==> flow/design.v <==
module pwm #(
    parameter step = 10000
)(
    input logic clk, 
    input logic rst,
    input integer duty_cycle,  
    output logic pwm_out
);
    integer pwm_on;
    localparam integer scalar = step/100;
    int pwm_count;
    logic switch;
    always_ff @(posedge clk) begin
        if (rst) begin
            pwm_on <= 0;
            pwm_count <= 0;
            switch <= 0;
        end
        else begin
        pwm_on <= duty_cycle*scalar;
        if (duty_cycle >= 99 || duty_cycle <= 1) begin
            if (duty_cycle >= 99) begin
                switch <= 0;
            end
            if (duty_cycle <= 1) begin
                switch <= 1;
            end
        end
        else begin
            if (pwm_count > pwm_on - 1) begin
                switch <= 1;
                if (pwm_count > step - 1) begin
                    pwm_count <= 0;
                    switch <= 0;
                end
                else begin
                    pwm_count <= pwm_count + 1;
                end
            end
            else begin
                pwm_count <= pwm_count + 1;
            end
        end
        end
    end
    assign pwm_out = (switch) ? 1'b1 : 1'b0;
endmodule
module ramp #(
    parameter step = 2000000,  
    parameter [0:6] steps = 7'b0011100,  
    parameter int n_steps = $bits(steps)
)(
    input logic clk,
    input logic rst,
    output int pwm_value
);
    integer stage;  
    integer count;  
    integer pwm_count;  
    localparam integer substep = step / 100;
    function automatic integer rate(input integer i);
        integer next;
        integer current;
        begin
            if (i < n_steps - 1) next = steps[i + 1] ? 100 : 0;
            else next = steps[0] ? 100 : 0;
            current = steps[i] ? 100 : 0;
            rate = (next - current) / 100;
        end
    endfunction
    integer stage_rate;
    always_comb begin
        stage_rate = 0;
        for (int i = 0; i < n_steps; i++)
            if (stage == i) stage_rate = rate(i);
    end
    always_ff @(posedge clk) begin
        if (rst) begin
            stage <= 0;
            count <= 0;
            pwm_count <= 0;
            if (steps[0]) pwm_value <= 100;
            else pwm_value <= 0;
        end
        else begin
        pwm_count <= pwm_count + 1;
        if (pwm_count == substep - 1) begin
            pwm_value <= pwm_value + stage_rate;
            pwm_count <= 0;
        end
        count <= count + 1;  
        if (count == step) begin
            count <= 0;  
            if (stage < n_steps - 1) begin
                stage <= stage + 1;
            end 
            else begin
                stage <= 0;
                if (steps[0]) pwm_value <= 100;
                else pwm_value <= 0;
            end
        end
        end
    end
endmodule
module top(
    input logic clk,
    input logic rst,
    output logic    RGB_G,
    output logic    RGB_R,
    output logic    RGB_B
);
    logic red_out;
    integer red;
    logic green_out;
    integer green;
    logic blue_out;
    integer blue;
    ramp #(
        .steps (7'b1100011)
    )
    u1 (
        .clk (clk),
        .rst (rst),
        .pwm_value (red)
    );
    ramp #(
        .steps (7'b0111000)
    )
    u2 (
            .clk (clk),
            .rst (rst),
            .pwm_value (green)
        );
    ramp #(
        .steps (7'b0001110)
    )
    u3 (
        .clk (clk),
        .rst (rst),
        .pwm_value (blue)
    );
    pwm u4 (
        .clk (clk),
        .rst (rst),
        .duty_cycle (red),
        .pwm_out (red_out)
    );
    assign RGB_R = red_out;
    pwm u5 (
        .clk (clk),
        .rst (rst),
        .duty_cycle (green),
        .pwm_out (green_out)
    );
    assign RGB_G = green_out;
    pwm u6 (
        .clk (clk),
        .rst (rst),
        .duty_cycle (blue),
        .pwm_out (blue_out)
    );
    assign RGB_B = blue_out;
endmodule
---- Reports on top ----
What the tools print for top, step after step.
Lines are those of the file above, counted from 1.
Operators: Yosys type, input widths -> output width; for muxes data width and select width s.
Library cell names are shortened.
The mark -- stands for no value.
design
  design top .............................. top
  clock ................................... clk
  library ................................. sky130hd
  library corner .......................... tt_025C_1v80

---- Word level ----
Source: Yosys, flattened and elaborated, memories not mapped. Widths are those after wreduce. Registers that Yosys merges into a memory's read port (data or address) are not register bits. Print and check cells do not count. Equal cells are merged and count once.
word-level totals
  output and inout bits ................... 3
  cells after elaboration ................. 153
  input port bits ......................... 2
  register bits after elaboration ......... 573
operators by class
  order comparisons ....................... 15
  multiply operators ...................... 3
  reductions and logical operators ........ 16
  equality and inequality tests ........... 26
  $add $sub $neg .......................... 18
  multiplexer cells ....................... 54
operator list
  cell                   count
  $mux 32                30
  $mul 32x6->30 const B  3
  $add 32x2->32 const B  12
  $eq 32x4->1 const B    9
  $eq 32x3->1 const B    6
  $gt 32x15->1 const B   3
  $eq 32x16->1 const B   3
  $sub 32x2->32 const B  3
  $le 32x2->1 const B    3
  $eq 32x22->1 const B   3
  $add 32x32->32         3
  $gt 32x32->1           3
  $lt 32x4->1 const B    3
  $ge 32x8->1 const B    3
  $eq 32x2->1 const B    2
  $logic_not 32->1       1
  $mux 1                 24
  $reduce_or 2->1        6
  $ne 3x1->1 const B     3
  $reduce_and 2->1       3
  $reduce_bool 2->1      3
  $logic_or 1x1->1       3

---- Logic depth ----
Depth = most cells in a row (Yosys ltp): at word level without a register or memory, in the mapped netlist without a sequential cell, where the memories' decode and read muxes count.
depth
  depth in word-level cells ............... 12
  ABC_AREA ................................ 0
  mapped depth ............................ 20

---- Netlist ----
Yosys stat after the flow's synthesis: flattened, memories mapped to cells. It holds for the ABC_AREA given above (unset counts as 0); a run with the other value may have another netlist.
The area totals of this step are shown rounded.
cells by type
  type      count
  dfxtp_1   573
  ha_1      495
  xor2_1    307
  nor2_1    612
  xnor2_1   245
  inv_1     476
  fa_1      78
  nand2_1   411
  a21oi_1   307
  nand3_1   190
  a21o_1    126
  o21ai_0   141
  nand4_1   108
  and3_1    93
  nor4_1    90
  or3_1     77
  clkbuf_1  92
  nor3_1    67
Other cell types: 63; their cells: 379.
synthesis totals
  cell area after synthesis ............... 39700 um^2
  mapped flip-flops ....................... 573
  mapped cells ............................ 4867
  buffers ................................. 99
The figures by module come from a second, unflattened synthesis with its own total; it is not the netlist above.
unflattened totals
  cell total of the unflattened synthesis .. 5142
  area (unflattened synthesis) ............ 41700 um^2
Each row is one instance without its submodules.
modules
  module            area (um^2)  cells  times used  seq. area (um^2)
  pwm               6770         830    3           1260
  ramp #(steps=99)  7180         880    1           2560
  ramp #(steps=14)  7100         884    1           2560
  ramp #(steps=56)  7070         888    1           2560
  top               0.0          0      1           0.0

---- Path before layout ----
Source: OpenSTA report_checks on the synthesized netlist (no wires, ideal clock, input and output delay 20% of the period each), path of least setup slack; recovery checks are left aside. Register names are those of the netlist, which keeps one name where synthesis merged equal registers.
timing after synthesis
  path kind ............................... register to register
  from .................................... register u1.stage[6]
  to ...................................... register u1.pwm_value[31]
  library setup time ...................... 0.072 ns
  period .................................. 10.0 ns
  path delay .............................. 6.114 ns
  setup slack ............................. 3.886 ns
  launch time at the first pin ............ 0.000 ns
  stages on the path ...................... 15
  data required time ...................... 9.928 ns
  data arrival time ....................... 6.042 ns
  synthesis period reached ................ 6.114 ns
"path delay" is the arrival time less input delay plus setup time.
"stages on the path" counts driving pins, that of a launching flip-flop among them; a cell with two outputs on the path counts twice.
"synthesis period reached" is the clock period less the worst setup slack; recovery checks do not enter. This is arithmetic on one report: input and output delays are still those of the set period (20% each).
Between the ends stands the longest chain of elaborated cells between them, by number of cells; it is not shown to be the way that was timed. Of several equally long chains one is given.
A line is the first line of the expression or statement that the cell stems from. Yosys adds cells for indexed reads and writes and turns some case tables into memories.
A register here has more assigning lines than the two given.
between the ends, after synthesis
  cell sequence ........................... dfxtp_1 -> nor4_1 -> nand4_1 -> nor4_1 -> ha_1 -> a211o_1 -> a21oi_1 -> a211oi_1 -> o21ai_0 -> a21oi_1 -> a31o_2 -> a211oi_1 -> o21ai_0 -> mux2i_1 -> mux2i_1
  cells in the longest elaborated chain ... 11
  elaborated cells between the ends (all ways) .. 17
  those cells by class .................... 1 x add/sub; 1 x compare; 6 x eq/ne; 9 x mux
RTL lines, path after synthesis
  what            RTL line  source
  from (decl)     57        integer stage;
  from (assign)   79        stage <= 0;
  from (assign)   95        stage <= stage + 1;
  $eq 32x2->1     75        if (stage == i) stage_rate = rate(i);
  $mux 32 x6      75
  $add 32x32->32  88        pwm_value <= pwm_value + stage_rate;
  $mux 32         87        if (pwm_count == substep - 1) begin
  $mux 32         94        if (stage < n_steps - 1) begin
  $mux 32         92        if (count == step) begin
  to (assign)     88
  to (assign)     99        if (steps[0]) pwm_value <= 100;
  to (decl)       55        output int pwm_value

---- Timing after layout ----
From the final timing report of run B: the path of least setup slack in the routed layout; clock arrival at registers is part of the times.
timing after layout
  path kind ............................... register to register
  from .................................... register u1.stage[23]
  to ...................................... register u1.pwm_value[31]
  data arrival time ....................... 5.95 ns
  stages on the path ...................... 17
  data required time ...................... 6.20 ns
  period .................................. 5.6 ns
  launch time at the first pin ............ 0.67 ns
  library setup time ...................... 0.07 ns
  setup slack ............................. 0.25 ns
Between the ends stands the longest chain of elaborated cells between them, by number of cells; it is not shown to be the way that was timed. Of several equally long chains one is given.
A register here has more assigning lines than the two given.
between the ends, after layout
  cell sequence ........................... dfxtp_1 -> nor4_1 -> nand4_1 -> nor4_4 -> buf_6 -> buf_4 -> ha_1 -> a211o_1 -> a21oi_1 -> a211oi_1 -> o21ai_0 -> a21oi_1 -> a31o_2 -> a211oi_1 -> o21ai_0 -> mux2i_1 -> mux2i_1
  cells in the longest elaborated chain ... 11
  elaborated cells between the ends (all ways) .. 17
  those cells by class .................... 1 x add/sub; 1 x compare; 6 x eq/ne; 9 x mux
RTL lines, path after layout
  what            RTL line  source
  from (decl)     57        integer stage;
  from (assign)   79        stage <= 0;
  from (assign)   95        stage <= stage + 1;
  $eq 32x2->1     75        if (stage == i) stage_rate = rate(i);
  $mux 32 x6      75
  $add 32x32->32  88        pwm_value <= pwm_value + stage_rate;
  $mux 32         87        if (pwm_count == substep - 1) begin
  $mux 32         94        if (stage < n_steps - 1) begin
  $mux 32         92        if (count == step) begin
  to (assign)     88
  to (assign)     99        if (steps[0]) pwm_value <= 100;
  to (decl)       55        output int pwm_value

4 stored runs of top in the flow (synthesis by Yosys, layout by OpenROAD, sky130hd cells), in arbitrary order. Constraints: input delay and output delay 20% of the set period each, output load 0.01 pF.
"clock period reached" is the run's clock period less its worst setup slack. It is reckoned from that one timing run; input and output delays stay at 20% of the period that was set.
"allowed time less slack (worst setup path)" is the time allowed to the run's worst setup path (the clock period less input and output delay, where it has them) less its slack. Clock arrival times count: a late capture clock shortens it, a late launch clock lengthens it.
"total power after layout" is the tool's figure for a default switching activity; nothing was simulated.
Results are given in rounded form.

---- run A ----
settings
  ABC_AREA = 0
  CAP_MARGIN = 30
  CELL_PAD_IN_SITES_DETAIL_PLACEMENT = 2
  CELL_PAD_IN_SITES_GLOBAL_PLACEMENT = 1
  CORE_ASPECT_RATIO = 0.9
  CORE_UTILIZATION = 50
  CTS_CLUSTER_SIZE = 30
  GPL_TIMING_DRIVEN = 0
  MAX_ROUTING_LAYER = met4
  MIN_ROUTING_LAYER = met2
  SETUP_SLACK_MARGIN = 0.26
  SLEW_MARGIN = 5
  TNS_END_PERCENT = 75
  period_ns = 7.5
  CORE_MARGIN = 2
results
  no final report: placement broke off with DPL-0033

---- run B ----
settings
  CAP_MARGIN = 30
  CELL_PAD_IN_SITES_DETAIL_PLACEMENT = 1
  CELL_PAD_IN_SITES_GLOBAL_PLACEMENT = 3
  CORE_ASPECT_RATIO = 1.24
  CORE_MARGIN = 4
  CORE_UTILIZATION = 18
  CTS_CLUSTER_DIAMETER = 266
  GPL_TIMING_DRIVEN = 0
  SETUP_SLACK_MARGIN = -0.32
  TNS_END_PERCENT = 25
  period_ns = 5.6
  SLEW_MARGIN = 20
results
  smallest hold slack ..................... 0.460 ns
  area of the die ......................... 228000 um^2
  clock period reached .................... 5.352 ns
  total power after layout ................ 9840 µW
  final utilization ....................... 21.2 %
  chip area after synthesis (Yosys) ....... 39700 um^2
  smallest setup slack .................... 0.248 ns
  allowed time less slack (worst setup path) .. 5.35 ns
  kind of the worst setup path ............ register to register
  standard-cell area of the final layout .. 46400 um^2

---- run C ----
settings
  CORE_UTILIZATION = 40
  SETUP_SLACK_MARGIN = 0.66
  period_ns = 4.81
  CAP_MARGIN = 20
  CORE_MARGIN = 2
  SLEW_MARGIN = 20
results
  smallest hold slack ..................... 0.461 ns
  area of the die ......................... 102000 um^2
  clock period reached .................... 4.359 ns
  total power after layout ................ 10700 µW
  final utilization ....................... 46.2 %
  chip area after synthesis (Yosys) ....... 39700 um^2
  smallest setup slack .................... 0.451 ns
  allowed time less slack (worst setup path) .. 4.36 ns
  kind of the worst setup path ............ register to register
  standard-cell area of the final layout .. 45400 um^2

---- run D ----
settings
  ABC_AREA = 0
  CAP_MARGIN = 5
  CELL_PAD_IN_SITES_DETAIL_PLACEMENT = 1
  CELL_PAD_IN_SITES_GLOBAL_PLACEMENT = 2
  CORE_MARGIN = 7
  CORE_UTILIZATION = 53
  CTS_CLUSTER_DIAMETER = 187
  GPL_TIMING_DRIVEN = 0
  HOLD_SLACK_MARGIN = 0.13
  MAX_ROUTING_LAYER = met4
  PLACE_DENSITY_LB_ADDON = 0.17
  SLEW_MARGIN = 10
  period_ns = 10.0
results
  smallest hold slack ..................... 0.461 ns
  area of the die ......................... 82800 um^2
  clock period reached .................... 5.693 ns
  total power after layout ................ 5150 µW
  final utilization ....................... 58.6 %
  chip area after synthesis (Yosys) ....... 39700 um^2
  smallest setup slack .................... 4.31 ns
  allowed time less slack (worst setup path) .. 5.69 ns
  kind of the worst setup path ............ register to register
  standard-cell area of the final layout .. 43500 um^2
